==> flow/design.v <==
module PE(
    input           clk,
    input           rst_n,
    input           done,
    input [7:0]     west_in,
    input [7:0]     north_in,
    output reg [7:0]    east_out,
    output reg [7:0]    south_out,
    output reg [31:0]   result
);
reg [31:0] mult_res;
always @(negedge clk or negedge rst_n) begin
    if(!rst_n) begin
        east_out <= 8'b0;
        south_out <= 8'b0;
        result <= 32'b0;
        mult_res <= 32'b0;
    end
    else if(done) begin
        mult_res <= 32'b0;
        result <= 32'b0;
    end
    else begin
        mult_res <= west_in * north_in;
        result <= result + mult_res;
        east_out <= west_in;
        south_out <= north_in;
    end
end
endmodule
module TPU(
    clk,
    rst_n,
    in_valid,
    K,
    M,
    N,
    busy,
    A_wr_en,
    A_index,
    A_data_in,
    A_data_out,
    B_wr_en,
    B_index,
    B_data_in,
    B_data_out,
    C_wr_en,
    C_index,
    C_data_in,
    C_data_out
);
input               clk;
input               rst_n;
input               in_valid;
input [7:0]         K;
input [7:0]         M;
input [7:0]         N;
output reg          busy;
output reg          A_wr_en;
output reg [15:0]   A_index;
output reg [31:0]   A_data_in;
input      [31:0]   A_data_out;
output reg          B_wr_en;
output reg [15:0]   B_index;
output reg [31:0]   B_data_in;
input      [31:0]   B_data_out;
output reg          C_wr_en;
output reg [15:0]   C_index;
output reg [127:0]  C_data_in;
input      [127:0]  C_data_out;
integer i, j;
reg     done;
wire [7:0]      east_out[3:0][3:0];
wire [7:0]      south_out[3:0][3:0];
wire [127:0]    result[3:0];
reg [7:0]   A_data_reg [3:0][3:0];
reg [7:0]   B_data_reg [3:0][3:0];
reg [15:0]  counter;
reg [7:0]   K_reg, M_per_compute, M_reg, N_per_compute, N_reg;
reg [7:0]   M_div, M_mod, N_div, N_mod;
reg [7:0]   row_grp, col_grp;
PE P00(clk, rst_n, done, A_data_reg[0][0], B_data_reg[0][0], east_out[0][0], south_out[0][0], result[0][127:96]);
PE P01(clk, rst_n, done, east_out[0][0], B_data_reg[1][0], east_out[0][1], south_out[0][1], result[0][95:64]);
PE P02(clk, rst_n, done, east_out[0][1], B_data_reg[2][0], east_out[0][2], south_out[0][2], result[0][63:32]);
PE P03(clk, rst_n, done, east_out[0][2], B_data_reg[3][0], east_out[0][3], south_out[0][3], result[0][31:0]);
PE P10(clk, rst_n, done, A_data_reg[1][0], south_out[0][0], east_out[1][0], south_out[1][0], result[1][127:96]);
PE P11(clk, rst_n, done, east_out[1][0], south_out[0][1], east_out[1][1], south_out[1][1], result[1][95:64]);
PE P12(clk, rst_n, done, east_out[1][1], south_out[0][2], east_out[1][2], south_out[1][2], result[1][63:32]);
PE P13(clk, rst_n, done, east_out[1][2], south_out[0][3], east_out[1][3], south_out[1][3], result[1][31:0]);
PE P20(clk, rst_n, done, A_data_reg[2][0], south_out[1][0], east_out[2][0], south_out[2][0], result[2][127:96]);
PE P21(clk, rst_n, done, east_out[2][0], south_out[1][1], east_out[2][1], south_out[2][1], result[2][95:64]);
PE P22(clk, rst_n, done, east_out[2][1], south_out[1][2], east_out[2][2], south_out[2][2], result[2][63:32]);
PE P23(clk, rst_n, done, east_out[2][2], south_out[1][3], east_out[2][3], south_out[2][3], result[2][31:0]);
PE P30(clk, rst_n, done, A_data_reg[3][0], south_out[2][0], east_out[3][0], south_out[3][0], result[3][127:96]);
PE P31(clk, rst_n, done, east_out[3][0], south_out[2][1], east_out[3][1], south_out[3][1], result[3][95:64]);
PE P32(clk, rst_n, done, east_out[3][1], south_out[2][2], east_out[3][2], south_out[3][2], result[3][63:32]);
PE P33(clk, rst_n, done, east_out[3][2], south_out[2][3], east_out[3][3], south_out[3][3], result[3][31:0]);
always @ (posedge clk or negedge rst_n) begin
    if(!rst_n) begin
        busy <= 1'b0;
        done <= 1'b0;
        A_wr_en <= 1'b0;
        A_index <= 16'b0;
        A_data_in <= 32'b0;
        B_wr_en <= 1'b0;
        B_index <= 16'b0;
        B_data_in <= 32'b0;
        C_wr_en <= 1'b0;
        C_index <= 16'b0;
        C_data_in <= 128'b0;
        counter <= 16'b0;
        K_reg <= 8'b0;
        M_reg <= 8'b0;
        N_reg <= 8'b0;
        for(i=0; i<4; i=i+1) begin
            for(j=0; j<4; j=j+1) begin
                A_data_reg[i][j] <= 8'b0;
                B_data_reg[i][j] <= 8'b0;
            end
        end
    end
    else if(in_valid) begin
        busy <= 1'b1;
        done <= 1'b0;
        M_reg <= M;
        K_reg <= K;
        N_reg <= N;
        M_mod = M % 4;
        N_mod = N % 4;
        M_div = (M_mod == 0 ? M/4 : M/4 + 1);
        N_div = (N_mod == 0 ? N/4 : N/4 + 1);
        col_grp <= 8'b0;
        row_grp <= 8'b0;
    end
    else if(busy) begin
        done = 1'b0;
        N_per_compute = (col_grp+1 == N_div && N_mod != 0 ? N_mod : 4);
        M_per_compute = (row_grp+1 == M_div && M_mod != 0 ? M_mod : 4);
        for(i=0; i<4; i=i+1) begin
            A_data_reg[i][0] = A_data_reg[i][1];
            A_data_reg[i][1] = A_data_reg[i][2];
            A_data_reg[i][2] = A_data_reg[i][3];
            A_data_reg[i][3] = 8'b0;
            B_data_reg[i][0] = B_data_reg[i][1];
            B_data_reg[i][1] = B_data_reg[i][2];
            B_data_reg[i][2] = B_data_reg[i][3];
            B_data_reg[i][3] = 8'b0;
        end
        if(counter < K_reg) begin
            A_data_reg[0][0] = A_data_out[31: 24];
            A_data_reg[1][1] = A_data_out[23: 16];
            A_data_reg[2][2] = A_data_out[15: 8];
            A_data_reg[3][3] = A_data_out[7: 0];
            B_data_reg[0][0] = B_data_out[31: 24];
            B_data_reg[1][1] = B_data_out[23: 16];
            B_data_reg[2][2] = B_data_out[15: 8];
            B_data_reg[3][3] = B_data_out[7: 0];
        end
        if(counter < K_reg) begin
            A_index = A_index + 1;
            B_index = B_index + 1;
        end
        else begin
            A_index = (row_grp+1 == M_div ? 16'b0 : K_reg * (row_grp + 1));
            B_index = (row_grp+1 == M_div ? K_reg * (col_grp + 1) : K_reg * col_grp);
        end
        if(counter >= K_reg + N_per_compute) begin
            C_wr_en = 1'b1;
            C_index = col_grp * M_reg + row_grp * 4 + counter - K_reg - N_per_compute;
            C_data_in = result[counter - K_reg - N_per_compute];
        end
        else begin
            C_wr_en = 1'b0;
            C_index = 16'b0;
        end
        counter <= counter + 1;
        if(counter == K_reg + M_per_compute + N_per_compute) begin
            if(row_grp+1 == M_div && col_grp+1 == N_div) begin
                busy <= 1'b0;
                A_index = 16'b0;
                B_index = 16'b0;
            end
            else if(row_grp+1 < M_div) begin
                row_grp = row_grp + 1;
            end
            else if(row_grp+1 == M_div) begin
                col_grp = col_grp + 1;
                row_grp = 0;
            end
            done = 1'b1;
            counter <= 8'b0;
        end
    end
end
endmodule
; Reports on TPU
; Each step is given for the RTL above and for the edited RTL.
; "orig" refers to lines of the RTL above, "edited" to lines of the edited file.
; "change": "edited" minus "orig" as printed here.
; Operators carry their Yosys type and port widths (W data, S select, Z words).
; Library cell names are shortened.
; Not given: n/a
[design]
design = TPU
clk_port = clk
cell_library = sky130hd
pvt_corner = tt_025C_1v80

; Diff
; Unified diff, file above to edited file.
; This change comes from a script, not from a designer. The edited design behaves differently; no optimisation was intended.
; begin of diff
@@ -167,5 +167,5 @@
         if(counter >= K_reg + N_per_compute) begin
             C_wr_en = 1'b1;
-            C_index = col_grp * M_reg + row_grp * 4 + counter - K_reg - N_per_compute;
+            C_index = col_grp * M_reg * (row_grp * 4) + counter - K_reg - N_per_compute;
             C_data_in = result[counter - K_reg - N_per_compute];
         end
; end of diff

; Word level
; Counts by Yosys on the flattened word-level netlist (proc, flatten, opt, wreduce). Print and check cells are left out. Cells with the same type and inputs are merged into one.
[bits]
columns = element, orig, edited, change
row1 = clocked_rd_ports_x_width, 0, 0, 0
row2 = inputBits, 219, 219, 0
row3 = ff_bits, 1621, 1621, 0
row4 = rom_bits, 0, 0, 0
row5 = mem_bits_rw, 0, 0, 0
row6 = wordCells, 248, 248, 0
row7 = output_inout_bits, 244, 244, 0
row8 = latch_bits, 0, 0, 0
row9 = memories, 0, 0, 0
[classes]
columns = element, orig, edited, change
row1 = bitwise, 1, 1, 0
row2 = n_cmp, 3, 3, 0
row3 = n_shift, 0, 0, 0
row4 = n_mux, 73, 73, 0
row5 = n_addsub, 32, 31, -1
row6 = equal, 8, 8, 0
row7 = mul, 20, 21, 1
row8 = n_div, 0, 0, 0
row9 = reduce_and_logical, 17, 17, 0
[ops]
columns = cell, orig, edited, change
row1 = $add A16 B10 Y16, 1, 0, -1
row2 = $mul A16 B8 Y14, 0, 1, 1
; Operator kinds equal on both sides are left out: 38.

; Logic depth
; Longest topological path by Yosys (ltp), each cell counted once; first at word level (registers and memories cut), then after technology mapping (sequential cells cut; the memories' decode and read muxes count).
[logic_depth]
columns = element, orig, edited, change
row1 = depth_word, 10, 10, 0
row2 = ABC_AREA, 0, 0, n/a
row3 = depth_mapped, 26, 38, 12
row4 = mapped_depth_nobuf, 26, 36, 10

; After synthesis
; The flow's flattened synthesis, as Yosys stat reports it; memories are mapped. The netlist is that of the ABC_AREA named above (0 if unset); the other value can give another one.
[mapped]
columns = element, orig, edited, change
row1 = n_buf, 541, 559, 18
row2 = ffs, 1365, 1365, 0
row3 = synth_area_um2, 109029.6, 110563.5, 1533.9
row4 = cells, 11148, 11399, 251
row5 = sequential_area_um2, 34327.9, 34327.9, 0.0
[types]
columns = cell_type, orig, edited, change
row1 = inv_1, 1143, 1295, 152
row2 = o21ai_0, 327, 177, -150
row3 = o21ai_1, 8, 157, 149
row4 = mux2_2, 385, 290, -95
row5 = a21oi_1, 373, 468, 95
row6 = nor2_1, 792, 698, -94
row7 = mux2_1, 1, 76, 75
row8 = o211ai_1, 26, 95, 69
row9 = o21bai_1, 54, 114, 60
row10 = nor2b_1, 216, 164, -52
row11 = xnor2_1, 324, 375, 51
row12 = a21o_1, 188, 140, -48
row13 = a211oi_1, 64, 25, -39
row14 = xor2_1, 274, 239, -35
row15 = and2_1, 635, 669, 34
row16 = and3_1, 78, 111, 33
row17 = a31oi_1, 65, 32, -33
row18 = ha_1, 1025, 1054, 29
; Cell types equal on both sides are left out: 16.
; The list need not be complete.
; The figures by module come from a second, unflattened synthesis with its own total; it is not the netlist above.
[hier_totals]
columns = element, orig, edited, change
row1 = cells_unflattened, 12922, 12348, -574
row2 = area_unflattened_um2, 121481.5, 121510.3, 28.8
; Each row is one instance without its submodules.
[modules_orig]
columns = mod, mod_area_um2, n_inst, cells, seq_area_um2
row1 = PE, 5529.1, 16, 570, 1601.5
row2 = TPU, 33016.7, 1, 3802, 10304.9
[modules_edited]
columns = mod, mod_area_um2, n_inst, cells, seq_area_um2
row1 = PE, 5555.3, 16, 568, 1601.5
row2 = TPU, 32625.0, 1, 3260, 10304.9

; Measured runs
; Runs of the flow (Yosys, OpenROAD) on both versions; the two runs of a pair have the same settings. The constraints put input and output delay at 20% of the set period each and load the outputs with 0.01 pF.
[flow_settings_pair_A]
period_ns = 9.85
CAP_MARGIN = 20
CORE_MARGIN = 2
CORE_UTILIZATION = 40
SLEW_MARGIN = 20
[measured_pair_A]
columns = element, orig, edited, change
row1 = layout_utilization_frac, 0.448, 0.446, -0.002
row2 = layout_stdcell_area_um2, 121509.0, 123003.0, 1494.0
row3 = synthesis_area_um2, 109029.6, 110563.5, 1533.9
row4 = die_area_um2, 276765.0, 280630.0, 3865.0
row5 = total_negative_slack_ps, 0, 0, 0
row6 = ws_hold_ps, 461, 463, 2
row7 = worstSetupSlack_ps, 230, 256, 26
row8 = power_total_mw, 36.249, 24.589, -11.660
[flow_settings_pair_B]
CAP_MARGIN = 5
CELL_PAD_IN_SITES_GLOBAL_PLACEMENT = 2
CORE_UTILIZATION = 38
MIN_ROUTING_LAYER = met1
PLACE_DENSITY = 0.45
SLEW_MARGIN = 40
TNS_END_PERCENT = 20
period_ns = 6.76
CORE_MARGIN = 2
[measured_pair_B]
columns = element, orig, edited, change
row1 = layout_utilization_frac, 0.443, 0.448, 0.005
row2 = achieved_period_ps, n/a, 8363, n/a
row3 = layout_stdcell_area_um2, 126255.0, 129966.0, 3711.0
row4 = synthesis_area_um2, 109029.6, 110563.5, 1533.9
row5 = die_area_um2, 291222.0, 295289.0, 4067.0
row6 = total_negative_slack_ps, -40985, -47983, -6998
row7 = ws_hold_ps, 463, 468, 5
row8 = worstSetupSlack_ps, -995, -1603, -608
row9 = power_total_mw, 56.463, 45.037, -11.426
; "achieved_period_ps" is the run's clock period less its worst setup slack. It is reckoned from that one timing run; input and output delays stay at 20% of the period that was set.
; By "power_total_mw" is meant OpenSTA's value without simulated activity: inputs other than the clock are taken to toggle once in ten clock periods, and the tool carries that through the logic.
